==> flow/design.v <==
module B2BCD_IP #(parameter WIDTH = 4, parameter DIGIT = 2)(
    Binary_code,
    BCD_code
);
input  [WIDTH-1: 0]   Binary_code;
output [4*DIGIT-1: 0]    BCD_code;
wire [4*DIGIT-1: 0] shift_result [2:WIDTH-1];
wire [4*DIGIT-1: 0]   add_result [2:WIDTH-2];
genvar i, j;
generate
    for(i=2; i<WIDTH; i=i+1)begin : loop_shift
        if(i==2)begin
            assign shift_result[i] = {{(4*DIGIT-3){1'b0}}, Binary_code[WIDTH-1 : WIDTH-3]};
        end
        else begin
            assign shift_result[i] = {add_result[i-1][4*DIGIT-2: 0], Binary_code[WIDTH-i-1]};
        end   
    end
    for(i=2; i<WIDTH-1; i=i+1)begin : loop_add1
        for(j=0; j<DIGIT; j=j+1)begin
            assign add_result[i][4*j+3:4*j] = (shift_result[i][4*j+3:4*j] > 4)? shift_result[i][4*j+3:4*j] + 3 : shift_result[i][4*j+3:4*j]; 
        end      
    end
endgenerate
assign BCD_code = shift_result[WIDTH-1];
endmodule
module UT_TOP (
    clk, 
    rst_n, 
    in_valid, 
    in_time,
    out_valid, 
    out_display, 
    out_day
);
input        clk, rst_n, in_valid;
input [30:0] in_time;
output reg       out_valid;
output reg [3:0] out_display;
output reg [2:0] out_day;
reg  [3:0]  current_state, next_state;
parameter IDLE       = 4'd0  ;
parameter INPUT      = 4'd1  ;
parameter CAL_16YEAR = 4'd2  ;
parameter CAL_4YEAR  = 4'd3  ;
parameter CAL_YEAR   = 4'd4  ;
parameter CAL_MONTH  = 4'd5  ;
parameter CAL_DAY    = 4'd6  ;
parameter CAL_4HOUR  = 4'd7  ;
parameter CAL_HOUR   = 4'd8  ;
parameter CAL_15MIN  = 4'd9  ;
parameter CAL_MIN    = 4'd10 ;
parameter CAL_SEC    = 4'd11 ;
parameter OUT        = 4'd12 ;
parameter time_16years      = 31'd504921600;   
parameter time_4years       = 31'd126230400;   
parameter time_common_years = 31'd31536000;    
parameter time_leap_years   = 31'd31622400;    
parameter time_odd_month    = 31'd2678400;     
parameter time_even_month   = 31'd2592000;     
parameter time_leap_month   = 31'd2505600;     
parameter time_com_month    = 31'd2419200;     
parameter time_day          = 31'd86400;       
parameter time_4hour        = 31'd14400;       
parameter time_hour         = 31'd3600;        
parameter time_15minute     = 31'd900;         
parameter time_minute       = 31'd60;          
reg [3:0] counter;
reg [30:0] in_time_reg;
reg leap;
reg [10:0] year;
reg [3:0]  month;
reg [4:0]  day;
reg [4:0]  hour;
reg [5:0]  minute;
reg [5:0]  second;
wire [10:0] temp_year;
wire [3:0]  temp_month;
wire [2:0]  week;
reg  [10:0] Binary_code;
wire [15:0] BCD_code;
assign temp_year =  (month < 3)? year-1 : year;
assign temp_month = (month < 3)? month + 12 : month;
assign week = (day + 2*temp_month + 3*(temp_month + 1)/5 + temp_year + temp_year/4 - temp_year/100 + temp_year/400 + 1) % 7;
B2BCD_IP #(11, 4) I_B2BCD_IP ( .Binary_code(Binary_code), .BCD_code(BCD_code) );
always @(*)begin
    case (counter)
        0 : Binary_code = year; 
        1 : Binary_code = year;
        2 : Binary_code = year;
        3 : Binary_code = year;
        4 : Binary_code = {7'b0, month};
        5 : Binary_code = {7'b0, month};
        6 : Binary_code = {6'b0, day};
        7 : Binary_code = {6'b0, day};
        8 : Binary_code = {6'b0, hour};
        9 : Binary_code = {6'b0, hour};
        10: Binary_code = {5'b0, minute};
        11: Binary_code = {5'b0, minute};
        12: Binary_code = {5'b0, second};
        13: Binary_code = {5'b0, second};  
        default: Binary_code = year;
    endcase
end
always @(*) begin
    leap = (year[1:0] == 2'b00)? 1: 0;
end
always @(posedge clk or negedge rst_n) begin
    if(!rst_n)begin
        in_time_reg <= 0;
    end
    else if(in_valid)begin
        in_time_reg <= in_time;
    end
    else if(next_state == CAL_16YEAR)begin
        in_time_reg <= (in_time_reg < time_16years)? in_time_reg : in_time_reg - time_16years;
    end
    else if(next_state == CAL_4YEAR)begin
        in_time_reg <= (in_time_reg < time_4years)? in_time_reg : in_time_reg - time_4years;
    end
    else if(next_state == CAL_YEAR)begin
        if(leap)
            in_time_reg <= (in_time_reg < time_leap_years)? in_time_reg : in_time_reg - time_leap_years;
        else
            in_time_reg <= (in_time_reg < time_common_years)? in_time_reg : in_time_reg - time_common_years;
    end
    else if(next_state == CAL_MONTH)begin
        if(month == 2 && leap) 
            in_time_reg <= (in_time_reg < time_leap_month)? in_time_reg: in_time_reg - time_leap_month;
        else if(month == 2 && !leap) 
            in_time_reg <= (in_time_reg < time_com_month)? in_time_reg: in_time_reg - time_com_month;
        else if(month == 1 || month == 3 || month == 5  || month == 7 || month == 8 || month == 10 || month == 12) 
            in_time_reg <= (in_time_reg < time_odd_month)? in_time_reg: in_time_reg - time_odd_month;
        else 
            in_time_reg <= (in_time_reg < time_even_month)? in_time_reg: in_time_reg - time_even_month;
    end
    else if(next_state == CAL_DAY)begin
        in_time_reg <= (in_time_reg < time_day)? in_time_reg: in_time_reg - time_day;
    end
    else if(next_state == CAL_4HOUR)begin
        in_time_reg <= (in_time_reg < time_4hour)? in_time_reg: in_time_reg - time_4hour;
    end
    else if(next_state == CAL_HOUR)begin
        in_time_reg <= (in_time_reg < time_hour)? in_time_reg: in_time_reg - time_hour;
    end
    else if(next_state == CAL_15MIN)begin
        in_time_reg <= (in_time_reg < time_15minute)? in_time_reg: in_time_reg - time_15minute;
    end
    else if(next_state == CAL_MIN)begin
        in_time_reg <= (in_time_reg < time_minute)? in_time_reg: in_time_reg - time_minute;
    end
end
always @(posedge clk or negedge rst_n) begin
    if(!rst_n)begin
        year <= 'd1970;
    end
    else if(next_state == CAL_16YEAR)begin
        year <= (in_time_reg < time_16years)? year: year + 'd16;
    end
    else if(next_state == CAL_4YEAR)begin
        year <= (in_time_reg < time_4years)? year: year + 'd4;
    end
    else if(next_state == CAL_YEAR)begin
        if(leap)
            year <= (in_time_reg < time_leap_years)? year: year + 'd1;
        else
            year <= (in_time_reg < time_common_years)? year: year + 'd1;
    end
    else if(next_state == IDLE)begin
        year <= 'd1970;
    end
end
always @(posedge clk or negedge rst_n) begin
    if(!rst_n)begin
        month <= 'd1;
    end
    else if(next_state == CAL_MONTH)begin
        if(month == 2 && leap) 
            month <= (in_time_reg < time_leap_month)? month: month + 'd1;
        else if(month == 2 && !leap) 
            month <= (in_time_reg < time_com_month)? month: month + 'd1;
        else if(month == 1 || month == 3 || month == 5  || month == 7 || month == 8 || month == 10 || month == 12)
            month <= (in_time_reg < time_odd_month)? month: month + 'd1;
        else 
            month <= (in_time_reg < time_even_month)? month: month + 'd1;
    end
    else if(next_state == IDLE)begin
        month <= 'd1;
    end
end
always @(posedge clk or negedge rst_n) begin
    if(!rst_n)begin
        day <= 'd1;
    end
    else if(next_state == CAL_DAY)begin
        day <= (in_time_reg < time_day)? day : day + 'd1;
    end
    else if(next_state == IDLE)begin
        day <= 'd1;
    end
end
always @(posedge clk or negedge rst_n) begin
    if(!rst_n)begin
        hour <= 'd0;
    end
    else if(next_state == CAL_4HOUR)begin
        hour <= (in_time_reg < time_4hour)? hour : hour + 'd4;
    end
    else if(next_state == CAL_HOUR)begin
        hour <= (in_time_reg < time_hour)? hour : hour + 'd1;
    end
    else if(next_state == IDLE)begin
        hour <= 'd0;
    end
end
always @(posedge clk or negedge rst_n) begin
    if(!rst_n)begin
        minute <= 'd0;
    end
    else if(next_state == CAL_15MIN)begin
        minute <= (in_time_reg < time_15minute)? minute : minute + 'd15;
    end
    else if(next_state == CAL_MIN)begin
        minute <= (in_time_reg < time_minute)? minute : minute + 'd1;
    end
    else if(next_state == IDLE)begin
        minute <= 'd0;
    end
end
always @(*)begin
    second = in_time_reg[5:0];
end
always @(posedge clk or negedge rst_n) begin
    if(!rst_n)begin
        counter <= 'd0;
    end
    else if(next_state == OUT)begin
        counter <= counter + 1;
    end
    else if(next_state == IDLE)begin
        counter <= 'd0;
    end
end
always@(posedge clk or negedge rst_n)begin
    if(!rst_n)begin
        current_state <= IDLE;
    end
    else begin
        current_state <= next_state;
    end
end
always@(*)begin
    if(!rst_n)
        next_state = IDLE ;
    else begin
        case(current_state)
        IDLE:
            next_state = (!in_valid)? IDLE : INPUT;
        INPUT:
            next_state = CAL_16YEAR;
        CAL_16YEAR:
            next_state = (in_time_reg < time_16years)? CAL_4YEAR : CAL_16YEAR;
        CAL_4YEAR:
            next_state = (in_time_reg < time_4years)? CAL_YEAR : CAL_4YEAR;
        CAL_YEAR:begin
            if(leap) 
                next_state = (in_time_reg < time_leap_years)? CAL_MONTH : CAL_YEAR;
            else 
                next_state = (in_time_reg < time_common_years)? CAL_MONTH : CAL_YEAR;
        end
        CAL_MONTH:begin
            if(month == 2 && leap) 
                next_state = (in_time_reg < time_leap_month)? CAL_DAY : CAL_MONTH;
            else if(month == 2 && !leap) 
                next_state = (in_time_reg < time_com_month)? CAL_DAY : CAL_MONTH;
            else if(month == 1 || month == 3 || month == 5  || month == 7 || month == 8 || month == 10 || month == 12) 
                next_state = (in_time_reg < time_odd_month)? CAL_DAY : CAL_MONTH;
            else 
                next_state = (in_time_reg < time_even_month)? CAL_DAY : CAL_MONTH;
        end 
        CAL_DAY:
            next_state = (in_time_reg < time_day)? CAL_4HOUR : CAL_DAY;  
        CAL_4HOUR:
            next_state = (in_time_reg < time_4hour)? CAL_HOUR : CAL_4HOUR;
        CAL_HOUR:
            next_state = (in_time_reg < time_hour)? CAL_15MIN : CAL_HOUR;
        CAL_15MIN:
            next_state = (in_time_reg < time_15minute)? CAL_MIN : CAL_15MIN;
        CAL_MIN:
            next_state = (in_time_reg < time_minute)? OUT : CAL_MIN;
        OUT:
            next_state = (counter == 14)? IDLE : OUT;
        default :
            next_state = IDLE ;
        endcase
    end
end
always @(posedge clk or negedge rst_n) begin
    if (!rst_n) out_valid <= 'd0;
    else if(next_state == OUT) out_valid <= 'd1;
	else out_valid <= 'd0; 
end
always @(posedge clk or negedge rst_n) begin
	if (!rst_n) out_display <= 'd0;
    else if(next_state == OUT)begin
        case (counter)
            0 : out_display <= BCD_code[15:12];
            1 : out_display <= BCD_code[11:8];
            2 : out_display <= BCD_code[7:4];
            3 : out_display <= BCD_code[3:0];
            4 : out_display <= BCD_code[7:4];
            5 : out_display <= BCD_code[3:0];
            6 : out_display <= BCD_code[7:4];
            7 : out_display <= BCD_code[3:0];
            8 : out_display <= BCD_code[7:4];
            9 : out_display <= BCD_code[3:0];
            10: out_display <= BCD_code[7:4];
            11: out_display <= BCD_code[3:0];
            12: out_display <= BCD_code[7:4];
            13: out_display <= BCD_code[3:0];
        endcase
    end 
	else out_display <= 'd0;
end
always @(posedge clk or negedge rst_n) begin
	if (!rst_n) out_day <= 'd0;
    else if(next_state == OUT) out_day <= week;
	else out_day <= 'd0;
end
endmodule
* Reports on UT_TOP
Module UT_TOP before and after one edit of its RTL, step after step. "original" refers to lines of the RTL above, "edited" to lines of the edited file. "difference": "edited" minus "original" as printed here. "relative change": 100 x difference / "original". Not given: n/a
Inputs: top module UT_TOP, clock input clk, library sky130hd, timing corner tt_025C_1v80

* Diff
The edit as a unified diff against the file above. The edit is scripted: it alters the design's behaviour and was not made to optimise anything.
begin of diff
@@ -210,5 +210,5 @@
         hour <= (in_time_reg < time_hour)? hour : hour + 'd1;
     end
-    else if(next_state == IDLE)begin
+    else begin
         hour <= 'd0;
     end
end of diff

* Elaborated design
Yosys after proc, flatten, opt, wreduce and memory -nomap, before mapping. Memory bits, and registers merged into a memory's read port (data or address), are not among the register bits. Print and check cells are not counted. Equal cells are merged and count once.
Storage and ports:
- register bits | original 78, edited 78, difference 0, relative change 0.00%
- output and inout port bits | original 8, edited 8, difference 0, relative change 0.00%
- word-level cells | original 333, edited 331, difference -2, relative change -0.60%
Operators by class:
- $add $sub $neg | original 59, edited 59, difference 0, relative change 0.00%
- $mul | original 1, edited 1, difference 0, relative change 0.00%
- divide/modulo/power cells | original 4, edited 4, difference 0, relative change 0.00%
- magnitude comparators | original 40, edited 40, difference 0, relative change 0.00%
- eq/ne operators | original 70, edited 70, difference 0, relative change 0.00%
- multiplexer cells | original 115, edited 114, difference -1, relative change -0.87%
- reductions and logical operators | original 33, edited 32, difference -1, relative change -3.03%
Operators by type and width:
- 2-to-1 mux 5 bit | original 8, edited 7, difference -1, relative change -12.50%
- AND reduction 3 bit | original 2, edited 1, difference -1, relative change -50.00%
- nonzero test 3 bit | original 2, edited 1, difference -1, relative change -50.00%
- AND reduction 2 bit | original 1, edited 2, difference +1, relative change +100.00%
- 2-to-1 mux 4 bit | original 37, edited 37, difference 0, relative change 0.00%
- 2-to-1 mux 31 bit | original 27, edited 27, difference 0, relative change 0.00%
- > comparator 4 x 3 -> 1 bit with constant B | original 22, edited 22, difference 0, relative change 0.00%
- adder 4 x 2 -> 4 bit with constant B | original 18, edited 18, difference 0, relative change 0.00%
- equality test 4 bit with constant B | original 18, edited 18, difference 0, relative change 0.00%
- equality test 4 x 3 -> 1 bit with constant B | original 14, edited 14, difference 0, relative change 0.00%
- 2-to-1 mux 11 bit | original 10, edited 10, difference 0, relative change 0.00%
- 2-to-1 mux 1 bit | original 9, edited 9, difference 0, relative change 0.00%
- equality test 4 x 2 -> 1 bit with constant B | original 8, edited 8, difference 0, relative change 0.00%
- 2-to-1 mux 2 bit | original 8, edited 8, difference 0, relative change 0.00%
- 2-to-1 mux 3 bit | original 8, edited 8, difference 0, relative change 0.00%
- logical OR 1 bit | original 6, edited 6, difference 0, relative change 0.00%
- 2-to-1 mux 6 bit | original 5, edited 5, difference 0, relative change 0.00%
- != test 3 bit with constant B | original 5, edited 5, difference 0, relative change 0.00%
- OR reduction 2 bit | original 5, edited 5, difference 0, relative change 0.00%
- adder 3 x 2 -> 3 bit with constant B | original 4, edited 4, difference 0, relative change 0.00%
- < comparator 31 x 22 -> 1 bit with constant B | original 4, edited 4, difference 0, relative change 0.00%
- != test 2 bit with constant B | original 4, edited 4, difference 0, relative change 0.00%
- != test 5 bit with constant B | original 4, edited 4, difference 0, relative change 0.00%
- subtractor 31 x 22 -> 31 bit with constant B | original 4, edited 4, difference 0, relative change 0.00%
- adder 1 x 2 -> 3 bit with constant B | original 3, edited 3, difference 0, relative change 0.00%
- equality test 4 x 1 -> 1 bit with constant B | original 3, edited 3, difference 0, relative change 0.00%
- > comparator 1 x 3 -> 1 bit with constant B | original 3, edited 3, difference 0, relative change 0.00%
- logical NOT 4 bit | original 3, edited 3, difference 0, relative change 0.00%
Not every row of either side is listed.

* Depth
Depth = most cells in a row (Yosys ltp): at word level without a register or memory, in the mapped netlist without a sequential cell, where the memories' decode and read muxes count.
Depth:
- depth in word-level cells | original 23, edited 23, difference 0, relative change 0.00%
- ABC_AREA | original 0, edited 0
- depth in mapped cells | original 77, edited 70, difference -7, relative change -9.09%

* Netlist
The flow's flattened synthesis, as Yosys stat reports it; memories are mapped. The netlist is that of the ABC_AREA named above (0 if unset); the other value can give another one.
Mapped netlist:
- cells in the netlist | original 2182, edited 2156, difference -26, relative change -1.19%
- mapped area (um^2) | original 15441.1, edited 15225.9, difference -215.2, relative change -1.39%
- sequential area (um^2) | original 2164.6, edited 2164.6, difference 0.0, relative change 0.00%
- flip-flops | original 86, edited 86, difference 0, relative change 0.00%
Cells by type:
- sky130_fd_sc_hd__a21oi_1 | original 175, edited 210, difference +35, relative change +20.00%
- sky130_fd_sc_hd__nand2_1 | original 245, edited 212, difference -33, relative change -13.47%
- sky130_fd_sc_hd__xnor2_1 | original 75, edited 48, difference -27, relative change -36.00%
- sky130_fd_sc_hd__o211ai_1 | original 48, edited 24, difference -24, relative change -50.00%
- sky130_fd_sc_hd__nor2_1 | original 202, edited 221, difference +19, relative change +9.41%
- sky130_fd_sc_hd__o22ai_1 | original 26, edited 39, difference +13, relative change +50.00%
- sky130_fd_sc_hd__buf_1 | original 16, edited 4, difference -12, relative change -75.00%
- sky130_fd_sc_hd__clkbuf_1 | original 97, edited 108, difference +11, relative change +11.34%
- sky130_fd_sc_hd__a22o_1 | original 6, edited 17, difference +11, relative change +183.33%
- sky130_fd_sc_hd__nor3_1 | original 62, edited 52, difference -10, relative change -16.13%
- sky130_fd_sc_hd__a21o_1 | original 23, edited 14, difference -9, relative change -39.13%
- sky130_fd_sc_hd__a211oi_1 | original 21, edited 30, difference +9, relative change +42.86%
- sky130_fd_sc_hd__a311oi_1 | original 4, edited 13, difference +9, relative change +225.00%
- sky130_fd_sc_hd__inv_1 | original 125, edited 117, difference -8, relative change -6.40%
- sky130_fd_sc_hd__o311ai_0 | original 11, edited 4, difference -7, relative change -63.64%
- sky130_fd_sc_hd__nand3b_1 | original 2, edited 9, difference +7, relative change +350.00%
- sky130_fd_sc_hd__nand3_1 | original 84, edited 90, difference +6, relative change +7.14%
- sky130_fd_sc_hd__mux2i_1 | original 33, edited 39, difference +6, relative change +18.18%
Not every row of either side is listed. The figures by module come from a second, unflattened synthesis with its own total; it is not the netlist above.
Second synthesis, totals:
- cells (unflattened synthesis) | original 2248, edited 2316, difference +68, relative change +3.02%
- area (unflattened synthesis) (um^2) | original 16153.0, edited 16311.9, difference +158.9, relative change +0.98%
Rows give one instance, submodules left out.
By module, original:
- UT_TOP | instances 1, cells 1934, area 13835.8 um^2, sequential area 2164.6 um^2
- B2BCD_IP | instances 1, cells 314, area 2317.2 um^2, sequential area 0.0 um^2
By module, edited:
- UT_TOP | instances 1, cells 2002, area 13994.7 um^2, sequential area 2164.6 um^2
- B2BCD_IP | instances 1, cells 314, area 2317.2 um^2, sequential area 0.0 um^2

* Timing after synthesis
OpenSTA on the mapped netlist: ideal clock, no wires. The path of least setup slack (recovery checks aside). Input and output delay are each 20% of the period. Register names are those of the netlist, which keeps one name where synthesis merged equal registers.
Timing after synthesis:
- path type | original register to register, edited register to register
- start point | original register month[2], edited register month[2]
- end point | original register out_day[0], edited register out_day[0]
- clock period (ps) | original 15000, edited 15000, difference 0, relative change 0.00%
- launch time at the first pin (ps) | original 0, edited 0, difference 0
- arrival (ps) | original 15744, edited 15084, difference -660, relative change -4.19%
- data required time (ps) | original 14868, edited 14866, difference -2, relative change -0.01%
- path slack (ps) | original -876, edited -218, difference +658
- delay of the path (ps) | original 15876, edited 15218, difference -658, relative change -4.14%
- stages on the path | original 73, edited 71, difference -2, relative change -2.74%
- synthesis period reached (ps) | original 15876, edited 15218, difference -658, relative change -4.14%
"delay of the path" = arrival - input delay + setup time. "stages on the path": output pins that drive a net of the path, with the launching flip-flop's if there is one; two outputs of one cell count as two. "synthesis period reached" = period - worst setup slack (recovery checks aside). The figure is calculated, with input and output delays left at 20% of the set period. At most two assigning lines are given for a register; there are more.
Between the ends, after synthesis, original: cells stage by stage sky130_fd_sc_hd__dfrtp_1 -> sky130_fd_sc_hd__inv_1 -> sky130_fd_sc_hd__ha_1 -> sky130_fd_sc_hd__a21boi_1 -> sky130_fd_sc_hd__buf_1 -> sky130_fd_sc_hd__xnor2_1 -> sky130_fd_sc_hd__nor2_1 -> sky130_fd_sc_hd__xor2_1 -> sky130_fd_sc_hd__ha_1 -> sky130_fd_sc_hd__a21o_1 -> sky130_fd_sc_hd__a21oi_1 -> sky130_fd_sc_hd__clkbuf_1 -> sky130_fd_sc_hd__inv_1 -> sky130_fd_sc_hd__ha_1 -> sky130_fd_sc_hd__nor2_1 -> sky130_fd_sc_hd__a21oi_1 -> sky130_fd_sc_hd__a21oi_1 -> sky130_fd_sc_hd__nor2_1 -> (+37 left out) -> sky130_fd_sc_hd__mux2_4 -> sky130_fd_sc_hd__o31a_1 -> sky130_fd_sc_hd__or2_1 -> sky130_fd_sc_hd__a211o_1 -> sky130_fd_sc_hd__nand2_1 -> sky130_fd_sc_hd__ha_1 -> sky130_fd_sc_hd__inv_1 -> sky130_fd_sc_hd__a22oi_1 -> sky130_fd_sc_hd__a32oi_1 -> sky130_fd_sc_hd__nor2_1 -> sky130_fd_sc_hd__o21ai_0 -> sky130_fd_sc_hd__o21a_1 -> sky130_fd_sc_hd__ha_1 -> sky130_fd_sc_hd__inv_1 -> sky130_fd_sc_hd__a41oi_1 -> sky130_fd_sc_hd__a32oi_1 -> sky130_fd_sc_hd__xor2_1 -> sky130_fd_sc_hd__nor2_1, elaborated cells between the ends (all ways) 40
RTL lines, path after synthesis, original:
- from (decl) | RTL line 72 | reg [3:0]  month;
- from (assign) | RTL line 179 | month <= (in_time_reg < time_leap_month)? month: month + 'd1;
- from (assign) | RTL line 181 | month <= (in_time_reg < time_com_month)? month: month + 'd1;
- to (assign) | RTL line 326 | if (!rst_n) out_day <= 'd0;
- to (assign) | RTL line 327 | else if(next_state == OUT) out_day <= week;
- to (decl) | RTL line 40 | output reg [2:0] out_day;
original: No chain of elaborated cells between the ends is given.
Between the ends, after synthesis, edited: cells stage by stage sky130_fd_sc_hd__dfrtp_1 -> sky130_fd_sc_hd__inv_1 -> sky130_fd_sc_hd__ha_1 -> sky130_fd_sc_hd__a21boi_1 -> sky130_fd_sc_hd__clkbuf_1 -> sky130_fd_sc_hd__xnor2_1 -> sky130_fd_sc_hd__nor3_1 -> sky130_fd_sc_hd__xor2_1 -> sky130_fd_sc_hd__ha_1 -> sky130_fd_sc_hd__a21o_1 -> sky130_fd_sc_hd__a21oi_1 -> sky130_fd_sc_hd__xnor2_1 -> sky130_fd_sc_hd__and2_1 -> sky130_fd_sc_hd__inv_1 -> sky130_fd_sc_hd__ha_1 -> sky130_fd_sc_hd__nor3b_1 -> sky130_fd_sc_hd__o22ai_1 -> sky130_fd_sc_hd__o21ai_0 -> (+35 left out) -> sky130_fd_sc_hd__nand3_1 -> sky130_fd_sc_hd__o31ai_1 -> sky130_fd_sc_hd__a221o_1 -> sky130_fd_sc_hd__and2_1 -> sky130_fd_sc_hd__o21ai_2 -> sky130_fd_sc_hd__o211ai_1 -> sky130_fd_sc_hd__mux2i_1 -> sky130_fd_sc_hd__a211oi_2 -> sky130_fd_sc_hd__ha_1 -> sky130_fd_sc_hd__nand2_1 -> sky130_fd_sc_hd__o22a_2 -> sky130_fd_sc_hd__nand3_1 -> sky130_fd_sc_hd__xor2_1 -> sky130_fd_sc_hd__ha_1 -> sky130_fd_sc_hd__inv_1 -> sky130_fd_sc_hd__a211oi_2 -> sky130_fd_sc_hd__o21ai_0 -> sky130_fd_sc_hd__nor3b_2, elaborated cells between the ends (all ways) 40
RTL lines, path after synthesis, edited:
- from (decl) | RTL line 72 | reg [3:0]  month;
- from (assign) | RTL line 179 | month <= (in_time_reg < time_leap_month)? month: month + 'd1;
- from (assign) | RTL line 181 | month <= (in_time_reg < time_com_month)? month: month + 'd1;
- to (assign) | RTL line 326 | if (!rst_n) out_day <= 'd0;
- to (assign) | RTL line 327 | else if(next_state == OUT) out_day <= week;
- to (decl) | RTL line 40 | output reg [2:0] out_day;
edited: No chain of elaborated cells between the ends is given.

* Worst path after layout
Path of least setup slack in the final report of the runs of pair 1 (OpenROAD, finished layout, wires in). Where an end is a register, its clock arrival counts in the times. The report prints the path's times to 10 ps; the period is as set.
Timing after layout:
- path type | original register to register, edited register to register
- start point | original register month[2], edited register month[2]
- end point | original register out_day[1], edited register out_day[0]
- clock period (ps) | original 14800, edited 14800, difference 0, relative change 0.00%
- launch time at the first pin (ps) | original 350, edited 370, difference +20, relative change +5.71%
- arrival (ps) | original 14560, edited 14590, difference +30, relative change +0.21%
- data required time (ps) | original 15060, edited 15060, difference 0, relative change 0.00%
- path slack (ps) | original 500, edited 470, difference -30
- stages on the path | original 74, edited 71, difference -3, relative change -4.05%
At most two assigning lines are given for a register; there are more.
Between the ends, after layout, original: cells stage by stage sky130_fd_sc_hd__dfrtp_2 -> sky130_fd_sc_hd__inv_4 -> sky130_fd_sc_hd__ha_4 -> sky130_fd_sc_hd__a21boi_4 -> sky130_fd_sc_hd__buf_12 -> sky130_fd_sc_hd__nor2_4 -> sky130_fd_sc_hd__a21oi_2 -> sky130_fd_sc_hd__xor2_2 -> sky130_fd_sc_hd__ha_4 -> sky130_fd_sc_hd__a21o_1 -> sky130_fd_sc_hd__a21oi_2 -> sky130_fd_sc_hd__xor2_1 -> sky130_fd_sc_hd__nor2_1 -> sky130_fd_sc_hd__inv_1 -> sky130_fd_sc_hd__ha_4 -> sky130_fd_sc_hd__nor2_4 -> sky130_fd_sc_hd__a21oi_2 -> sky130_fd_sc_hd__a21oi_2 -> (+38 left out) -> sky130_fd_sc_hd__and2_4 -> sky130_fd_sc_hd__mux2_4 -> sky130_fd_sc_hd__o31a_1 -> sky130_fd_sc_hd__or2_1 -> sky130_fd_sc_hd__a211o_1 -> sky130_fd_sc_hd__nand2_2 -> sky130_fd_sc_hd__ha_4 -> sky130_fd_sc_hd__inv_2 -> sky130_fd_sc_hd__a22oi_2 -> sky130_fd_sc_hd__a32oi_2 -> sky130_fd_sc_hd__nor2_2 -> sky130_fd_sc_hd__o21a_1 -> sky130_fd_sc_hd__ha_2 -> sky130_fd_sc_hd__inv_2 -> sky130_fd_sc_hd__a41oi_2 -> sky130_fd_sc_hd__a32oi_2 -> sky130_fd_sc_hd__or2_1 -> sky130_fd_sc_hd__o211a_1, elaborated cells between the ends (all ways) 40
RTL lines, path after layout, original:
- from (decl) | RTL line 72 | reg [3:0]  month;
- from (assign) | RTL line 179 | month <= (in_time_reg < time_leap_month)? month: month + 'd1;
- from (assign) | RTL line 181 | month <= (in_time_reg < time_com_month)? month: month + 'd1;
- to (assign) | RTL line 326 | if (!rst_n) out_day <= 'd0;
- to (assign) | RTL line 327 | else if(next_state == OUT) out_day <= week;
- to (decl) | RTL line 40 | output reg [2:0] out_day;
original: No chain of elaborated cells between the ends is given.
Between the ends, after layout, edited: cells stage by stage sky130_fd_sc_hd__dfrtp_1 -> sky130_fd_sc_hd__inv_2 -> sky130_fd_sc_hd__ha_1 -> sky130_fd_sc_hd__a21boi_4 -> sky130_fd_sc_hd__xnor2_4 -> sky130_fd_sc_hd__nor3_2 -> sky130_fd_sc_hd__xor2_1 -> sky130_fd_sc_hd__ha_1 -> sky130_fd_sc_hd__a21o_1 -> sky130_fd_sc_hd__a21oi_2 -> sky130_fd_sc_hd__xnor2_1 -> sky130_fd_sc_hd__and2_1 -> sky130_fd_sc_hd__inv_1 -> sky130_fd_sc_hd__ha_4 -> sky130_fd_sc_hd__nor3b_4 -> sky130_fd_sc_hd__o22ai_2 -> sky130_fd_sc_hd__o21ai_1 -> sky130_fd_sc_hd__o21ai_1 -> (+35 left out) -> sky130_fd_sc_hd__o31ai_4 -> sky130_fd_sc_hd__a221o_1 -> sky130_fd_sc_hd__buf_4 -> sky130_fd_sc_hd__and2_4 -> sky130_fd_sc_hd__o21ai_2 -> sky130_fd_sc_hd__o211ai_1 -> sky130_fd_sc_hd__mux2i_1 -> sky130_fd_sc_hd__a211oi_2 -> sky130_fd_sc_hd__ha_2 -> sky130_fd_sc_hd__nand2_1 -> sky130_fd_sc_hd__o22a_4 -> sky130_fd_sc_hd__nand3_1 -> sky130_fd_sc_hd__xor2_1 -> sky130_fd_sc_hd__ha_2 -> sky130_fd_sc_hd__inv_2 -> sky130_fd_sc_hd__a211oi_4 -> sky130_fd_sc_hd__o21ai_1 -> sky130_fd_sc_hd__nor3b_2, elaborated cells between the ends (all ways) 40
RTL lines, path after layout, edited:
- from (decl) | RTL line 72 | reg [3:0]  month;
- from (assign) | RTL line 179 | month <= (in_time_reg < time_leap_month)? month: month + 'd1;
- from (assign) | RTL line 181 | month <= (in_time_reg < time_com_month)? month: month + 'd1;
- to (assign) | RTL line 326 | if (!rst_n) out_day <= 'd0;
- to (assign) | RTL line 327 | else if(next_state == OUT) out_day <= week;
- to (decl) | RTL line 40 | output reg [2:0] out_day;
edited: No chain of elaborated cells between the ends is given.

* Flow runs
Runs of the flow (Yosys, OpenROAD) on both versions; the two runs of a pair have the same settings. The constraints put input and output delay at 20% of the set period each and load the outputs with 0.01 pF.
Flow settings, pair 1: period_ns 14.8, CAP_MARGIN 20, CORE_MARGIN 2, CORE_UTILIZATION 40, SLEW_MARGIN 20
Measured results, pair 1:
- synthesis area (um^2) | original 15441.1, edited 15225.9, difference -215.2, relative change -1.39%
- area inside the die boundary (um^2) | original 40190.2, edited 39640.8, difference -549.4, relative change -1.37%
- standard-cell area after layout (um^2) | original 18156.2, edited 17416.7, difference -739.5, relative change -4.07%
- setup slack of the worst path (ps) | original 497, edited 474, difference -23
- clock period achieved (ps) | original 14303, edited 14326, difference +23, relative change +0.16%
"clock period achieved" is the run's clock period less its worst setup slack. It is reckoned from that one timing run; input and output delays stay at 20% of the period that was set.
